==> flow/design.v <==
`timescale 10ns/1ns
module servo( input clk, input rst, output reg PWM, input [1:0]boton_cambiar_grados );
integer contador;
integer frecuencia;
integer auxContador;
reg C;
always@(posedge clk) begin
if (rst) begin
	PWM<=0;
	contador<=0;
end else begin
PWM<=~boton_cambiar_grados;
	auxContador=auxContador+1;
	if(boton_cambiar_grados==1)
		begin
				contador<= contador +1;                      
				if (contador< 75_000) 
				begin
					PWM <= 1;
				end
				else
				if (contador < 1_900_000)  
				begin
				PWM <= 0;
				end
	end			
	else if(boton_cambiar_grados==2)
		begin
				contador<= contador +1;                      
				if (contador<150_000)  
				begin
					PWM <= 1;
				end
				else
				if (contador < 1_850_000)  
				begin
				PWM <= 0;
				end
	end	
	else if(boton_cambiar_grados==3)
		begin
				contador<= contador +1;                      
				if (contador<240_000)	 
				begin
					PWM <= 1;
				end
				else
				if (contador < 1_800_000)  
				begin
				PWM <= 0;
				end
	end
	if(contador >=2_100_000)  
	begin
		contador <= 0;
	end			
end
end
 endmodule 
module ultrasonido1(input ultra, input clk, input rst, input echo, output reg done, output reg trigger, output reg [15:0] distance);
	parameter divH = 1000; 
	parameter divL = 2000;
	integer countF;
	integer countEcho;
	always @(posedge clk) begin 
		if (rst | ultra) 
		begin 
			countF <= 0;
			trigger <= 0;
		end 
		else 
		begin
			countF <= countF +1;  
			if (countF < divH+1)
				trigger <= 1;
			else
			if (countF < divL+1)
				trigger <= 0;
			else 
				countF <= 0;
		end
	end
	always @(posedge clk) begin
		if (rst) begin
			countEcho <= 0;
			done <= 0;
			distance <= 0;
		end
		else if (echo == 1) begin
			countEcho <= countEcho +1;
			done <= 0;
		end
		else
		begin
			if (echo == 0 & countEcho != 0)	
				distance <= (~countEcho*340)/2000000;
				countEcho <=0;
				done <= 1; 	
		end
	end
endmodule
`timescale 10ns/1ns
 module radar(  input clk, input rst, input echo, input [1:0] boton_cambiar_grados, output done, output trigger,
 output [15:0] distance, output PWM, input ultra);
 servo   servo( .clk (clk), .rst(rst), .PWM(PWM), .boton_cambiar_grados(boton_cambiar_grados));
 ultrasonido1 ultrasonido2( .ultra(ultra), .clk(clk), .rst(rst),  .echo(echo), .done(done), .trigger(trigger),.distance(distance));
 endmodule
Tool chain data of radar
What the tools print for radar, step after step. Line numbers count from 1 in the design file above. Operators: Yosys type, input widths -> output width; for muxes data width and select width s. The mark - stands for no value.

Design top: radar. Clock: clk. Standard-cell library: sky130hd. Timing corner: tt_025C_1v80.

Word level
Yosys after proc, flatten, opt, wreduce and memory -nomap, before mapping. Memory bits, and registers merged into a memory's read port (data or address), are not among the register bits. Print and check cells are not counted. Equal cells are merged and count once.

For word-level cells the number is 52. Register bits: 115.

The figure for reduce/logical cells is 6. Under add/subtract/negate cells stands 3. Under multiplexer cells stands 17. The figure for $mul is 1. Under order comparisons stands 9. For equality and inequality tests the number is 3. The entry for bitwise logic cells reads 5. The figure for div/mod/pow operators is 1.

Operator list (number): $div 32x22->32 const B (1); $mul 32x8->30 const B (1); $mux 32 (5); $add 32x2->32 const B (3); $lt 32x22->1 const B (3); $lt 32x19->1 const B (2); $lt 32x11->1 const B (1); $lt 32x12->1 const B (1); $lt 32x18->1 const B (1); $ge 32x23->1 const B (1); $not 32->32 (1); $reduce_bool 32->1 (1); $mux 1 (12); $eq 2x2->1 const B (2); $reduce_or 2->1 (2); $reduce_bool 3->1 (1); $not 1->1 (2); $eq 2x1->1 const B (1); $reduce_and 2->1 (1); $reduce_bool 2->1 (1); $and 1x1->1 (1); $or 1x1->1 (1).

Longest topological paths
Depth = most cells in a row (Yosys ltp): at word level without a register or memory, in the mapped netlist without a sequential cell, where the memories' decode and read muxes count.

For word-level depth the number is 6. The entry for ABC_AREA reads 0. The entry for depth in mapped cells reads 79.

Netlist
The flow's flattened synthesis, as Yosys stat reports it; memories are mapped. The netlist is that of the ABC_AREA named above (0 if unset); the other value can give another one.

The entry for chip area (Yosys) reads 20289.5 µm². For flip-flop cells the number is 115. Under area of sequential cells stands 2302.2 µm². For cell count the number is 2725.

Cell types (number): sky130_fd_sc_hd__dfxtp_1 (115); sky130_fd_sc_hd__xnor2_1 (185); sky130_fd_sc_hd__ha_1 (111); sky130_fd_sc_hd__nor2_1 (307); sky130_fd_sc_hd__fa_1 (46); sky130_fd_sc_hd__xor2_1 (82); sky130_fd_sc_hd__nand2_1 (187); sky130_fd_sc_hd__inv_1 (172); sky130_fd_sc_hd__a21oi_1 (122); sky130_fd_sc_hd__nand3_1 (114); sky130_fd_sc_hd__o21ai_0 (93); sky130_fd_sc_hd__nor3_1 (82); sky130_fd_sc_hd__nand4_1 (51); sky130_fd_sc_hd__a211oi_1 (40); sky130_fd_sc_hd__a31oi_1 (48); sky130_fd_sc_hd__nor4_1 (47); sky130_fd_sc_hd__and3_1 (44); sky130_fd_sc_hd__and2_1 (42).

Other cell types: 125; their cells: 837. By module: a second synthesis without flattening, with its own total; a netlist apart from the flattened one above.

For cell total of the unflattened synthesis the number is 2639. Area (unflattened synthesis): 19476.2 µm².

Rows give one instance, submodules left out.

By module: ultrasonido1 (cells 2416, area 17601.9 µm², times used 1, seq. area 1641.6 µm²); servo (cells 223, area 1874.3 µm², times used 1, seq. area 660.6 µm²); radar (cells 0, area 0.0 µm², times used 1, seq. area 0.0 µm²).

Timing after synthesis
OpenSTA on the mapped netlist: ideal clock, no wires. The path of least setup slack (recovery checks aside). Input and output delay are each 20% of the period. Register names are those of the netlist, which keeps one name where synthesis merged equal registers.

Path type: register to register. From: register ultrasonido2.countEcho[10]. To: register ultrasonido2.distance[10]. The figure for setup time is 0.128 ns. For path slack the number is 7.723 ns. The entry for path buffers reads 5. The figure for period is 25.0 ns. The figure for stages on the path is 71. For delay of the path the number is 17.277 ns. The entry for arrival reads 17.149 ns. Under data required time stands 24.872 ns. Under synthesis period reached stands 17.277 ns.

"delay of the path" = arrival - input delay + setup time. "stages on the path": output pins that drive a net of the path, with the launching flip-flop's if there is one; two outputs of one cell count as two. "synthesis period reached" = period - worst setup slack (recovery checks aside). The figure is calculated, with input and output delays left at 20% of the set period. Between the ends stands the longest chain of elaborated cells between them, by number of cells; it is not shown to be the way that was timed. Of several equally long chains one is given. A line is the first line of the expression or statement that the cell stems from. Yosys adds cells for indexed reads and writes and turns some case tables into memories. At most two assigning lines are given for a register; there are more.

Path through: sky130_fd_sc_hd__dfxtp_1 sky130_fd_sc_hd__inv_1 sky130_fd_sc_hd__ha_1 sky130_fd_sc_hd__ha_1 sky130_fd_sc_hd__fa_1 sky130_fd_sc_hd__inv_1 sky130_fd_sc_hd__fa_1 sky130_fd_sc_hd__inv_1 sky130_fd_sc_hd__ha_1 sky130_fd_sc_hd__buf_2 sky130_fd_sc_hd__a21o_1 sky130_fd_sc_hd__o21bai_1 sky130_fd_sc_hd__a32o_1 sky130_fd_sc_hd__o311ai_2 sky130_fd_sc_hd__nand3_1 sky130_fd_sc_hd__a311oi_1 sky130_fd_sc_hd__o32ai_1 sky130_fd_sc_hd__nor4bb_1 [... 35 more ...] sky130_fd_sc_hd__o41a_1 sky130_fd_sc_hd__a211o_1 sky130_fd_sc_hd__a31o_4 sky130_fd_sc_hd__nand2_4 sky130_fd_sc_hd__mux2i_1 sky130_fd_sc_hd__o21a_1 sky130_fd_sc_hd__nor2_1 sky130_fd_sc_hd__nor3_1 sky130_fd_sc_hd__mux2_1 sky130_fd_sc_hd__nor4b_4 sky130_fd_sc_hd__and2_1 sky130_fd_sc_hd__ha_1 sky130_fd_sc_hd__and3_1 sky130_fd_sc_hd__a31oi_1 sky130_fd_sc_hd__xnor2_1 sky130_fd_sc_hd__nor2_1 sky130_fd_sc_hd__a21oi_1 sky130_fd_sc_hd__nor2_1. For cells in the longest elaborated chain the number is 3. The figure for elaborated cells between the ends (all ways) is 6. The figure for source lines of those cells is 2.

RTL lines, path post-synthesis: start, declared (line 64) `integer countEcho;`; start, assigned (line 85) `countEcho <= 0;`; start, assigned (line 90) `countEcho <= countEcho +1;`; $not 32->32 (line 96) `distance <= (~countEcho*340)/2000000;`; $mul 32x8->30 (line 96); $div 32x22->32 (line 96); end, assigned (line 87) `distance <= 0;`; end, assigned (line 96); end, declared (line 60) `module ultrasonido1(input ultra, input clk, input rst, input echo, output reg done, output reg trigger, output ...`.

Worst path after layout
From the final timing report of stored run 1: the path of least setup slack in the routed layout; clock arrival at registers is part of the times.

Path type: register to register. From: register ultrasonido2.countEcho[10]. To: register ultrasonido2.distance[10]. The figure for period is 23.5 ns. The figure for stages on the path is 66. The entry for path buffers reads 0. The entry for arrival reads 22.33 ns. Under data required time stands 23.79 ns. For path slack the number is 1.47 ns. The figure for setup time is 0.11 ns.

Between the ends stands the longest chain of elaborated cells between them, by number of cells; it is not shown to be the way that was timed. Of several equally long chains one is given. At most two assigning lines are given for a register; there are more.

Path through: sky130_fd_sc_hd__dfxtp_1 sky130_fd_sc_hd__inv_1 sky130_fd_sc_hd__ha_1 sky130_fd_sc_hd__ha_1 sky130_fd_sc_hd__fa_1 sky130_fd_sc_hd__inv_1 sky130_fd_sc_hd__fa_1 sky130_fd_sc_hd__inv_1 sky130_fd_sc_hd__ha_1 sky130_fd_sc_hd__a21o_1 sky130_fd_sc_hd__o21bai_1 sky130_fd_sc_hd__a32o_1 sky130_fd_sc_hd__o311a_1 sky130_fd_sc_hd__o21ai_2 sky130_fd_sc_hd__nand2_4 sky130_fd_sc_hd__o211ai_1 sky130_fd_sc_hd__nand3b_1 sky130_fd_sc_hd__nor4_4 [... 30 more ...] sky130_fd_sc_hd__xnor2_1 sky130_fd_sc_hd__nand4_2 sky130_fd_sc_hd__a31o_4 sky130_fd_sc_hd__nand2_4 sky130_fd_sc_hd__mux2i_1 sky130_fd_sc_hd__o21a_1 sky130_fd_sc_hd__nor2_1 sky130_fd_sc_hd__nor3_1 sky130_fd_sc_hd__mux2_1 sky130_fd_sc_hd__nor4b_4 sky130_fd_sc_hd__and2_1 sky130_fd_sc_hd__ha_1 sky130_fd_sc_hd__and3_1 sky130_fd_sc_hd__a31oi_1 sky130_fd_sc_hd__xnor2_1 sky130_fd_sc_hd__nor2_1 sky130_fd_sc_hd__a21oi_1 sky130_fd_sc_hd__nor2_1. For cells in the longest elaborated chain the number is 3. The figure for elaborated cells between the ends (all ways) is 6. The figure for source lines of those cells is 2.

RTL lines, path after layout: start, declared (line 64) `integer countEcho;`; start, assigned (line 85) `countEcho <= 0;`; start, assigned (line 90) `countEcho <= countEcho +1;`; $not 32->32 (line 96) `distance <= (~countEcho*340)/2000000;`; $mul 32x8->30 (line 96); $div 32x22->32 (line 96); end, assigned (line 87) `distance <= 0;`; end, assigned (line 96); end, declared (line 60) `module ultrasonido1(input ultra, input clk, input rst, input echo, output reg done, output reg trigger, output ...`.

Lab notebook: radar

Record of 2 stored runs of the RTL-to-layout flow on radar, platform sky130hd. The runs are unordered. Constraints: input delay and output delay 20% of the set period each, output load 0.01 pF. "reached clock period": clock period set for the run, less the worst setup slack. It is reckoned from that one timing run; input and output delays stay at 20% of the period that was set.

Files of stored run 1:
==> flow/run.sh <==
#!/bin/bash
# the make line also repeats the synthesis and layout settings of config.mk as NAME=value (left out here)
make -C /OpenROAD-flow-scripts/flow DESIGN_CONFIG=/design/flow/config.mk WORK_HOME=/design/flow/orfs CLKGATE_MAP_FILE= finish
==> flow/config.mk <==
export PLATFORM = sky130hd
export DESIGN_NAME = radar
export DESIGN_NICKNAME = radar
export VERILOG_FILES = /design/flow/design.v
export SDC_FILE = /design/flow/constraint.sdc
export NUM_CORES = 4
export LEC_CHECK = 0
export CAP_MARGIN = 20
export CORE_MARGIN = 2
export CORE_UTILIZATION = 43
export SLEW_MARGIN = 20
==> flow/constraint.sdc <==
create_clock -name core_clock -period 23.5 [get_ports {clk}]
set_input_delay 4.7000 -clock core_clock [delete_from_list [all_inputs] [get_ports {clk}]]
set_output_delay 4.7000 -clock core_clock [all_outputs]
set_load 0.01 [all_outputs]

Results of stored run 1. For the reached clock period the run shows 22.034 ns. The standard-cell area after layout comes to 21662.0 µm². The setup slack of the worst path comes to 1.466 ns. For the synthesized cell area the run shows 20289.5 µm². For the area inside the die boundary the run shows 48938.3 µm². For the final setup TNS the run shows 0.000 ns. The final utilization reads 0.465. The smallest hold slack is 0.454 ns.

Files of stored run 2:
==> flow/run.sh <==
#!/bin/bash
# the make line also repeats the synthesis and layout settings of config.mk as NAME=value (left out here)
make -C /OpenROAD-flow-scripts/flow DESIGN_CONFIG=/design/flow/config.mk WORK_HOME=/design/flow/orfs CLKGATE_MAP_FILE= finish
==> flow/config.mk <==
export PLATFORM = sky130hd
export DESIGN_NAME = radar
export DESIGN_NICKNAME = radar
export VERILOG_FILES = /design/flow/design.v
export SDC_FILE = /design/flow/constraint.sdc
export NUM_CORES = 4
export LEC_CHECK = 0
export ABC_AREA = 1
export CAP_MARGIN = 10
export CELL_PAD_IN_SITES_DETAIL_PLACEMENT = 2
export CELL_PAD_IN_SITES_GLOBAL_PLACEMENT = 1
export CORE_ASPECT_RATIO = 1.34
export CORE_MARGIN = 2
export CORE_UTILIZATION = 28
export CTS_CLUSTER_DIAMETER = 331
export CTS_CLUSTER_SIZE = 36
export GPL_ROUTABILITY_DRIVEN = 1
export GPL_TIMING_DRIVEN = 1
export MAX_ROUTING_LAYER = met4
export PLACE_DENSITY_LB_ADDON = 0.01
export SLEW_MARGIN = 0
export TNS_END_PERCENT = 25
==> flow/constraint.sdc <==
create_clock -name core_clock -period 19.0 [get_ports {clk}]
set_input_delay 3.8000 -clock core_clock [delete_from_list [all_inputs] [get_ports {clk}]]
set_output_delay 3.8000 -clock core_clock [all_outputs]
set_load 0.01 [all_outputs]

Results of stored run 2. For the reached clock period the run shows 17.671 ns. The standard-cell area after layout comes to 24694.9 µm². The setup slack of the worst path comes to 1.329 ns. For the synthesized cell area the run shows 22230.1 µm². For the area inside the die boundary the run shows 81687.4 µm². For the final setup TNS the run shows 0.000 ns. The final utilization reads 0.314. The smallest hold slack is 0.475 ns.
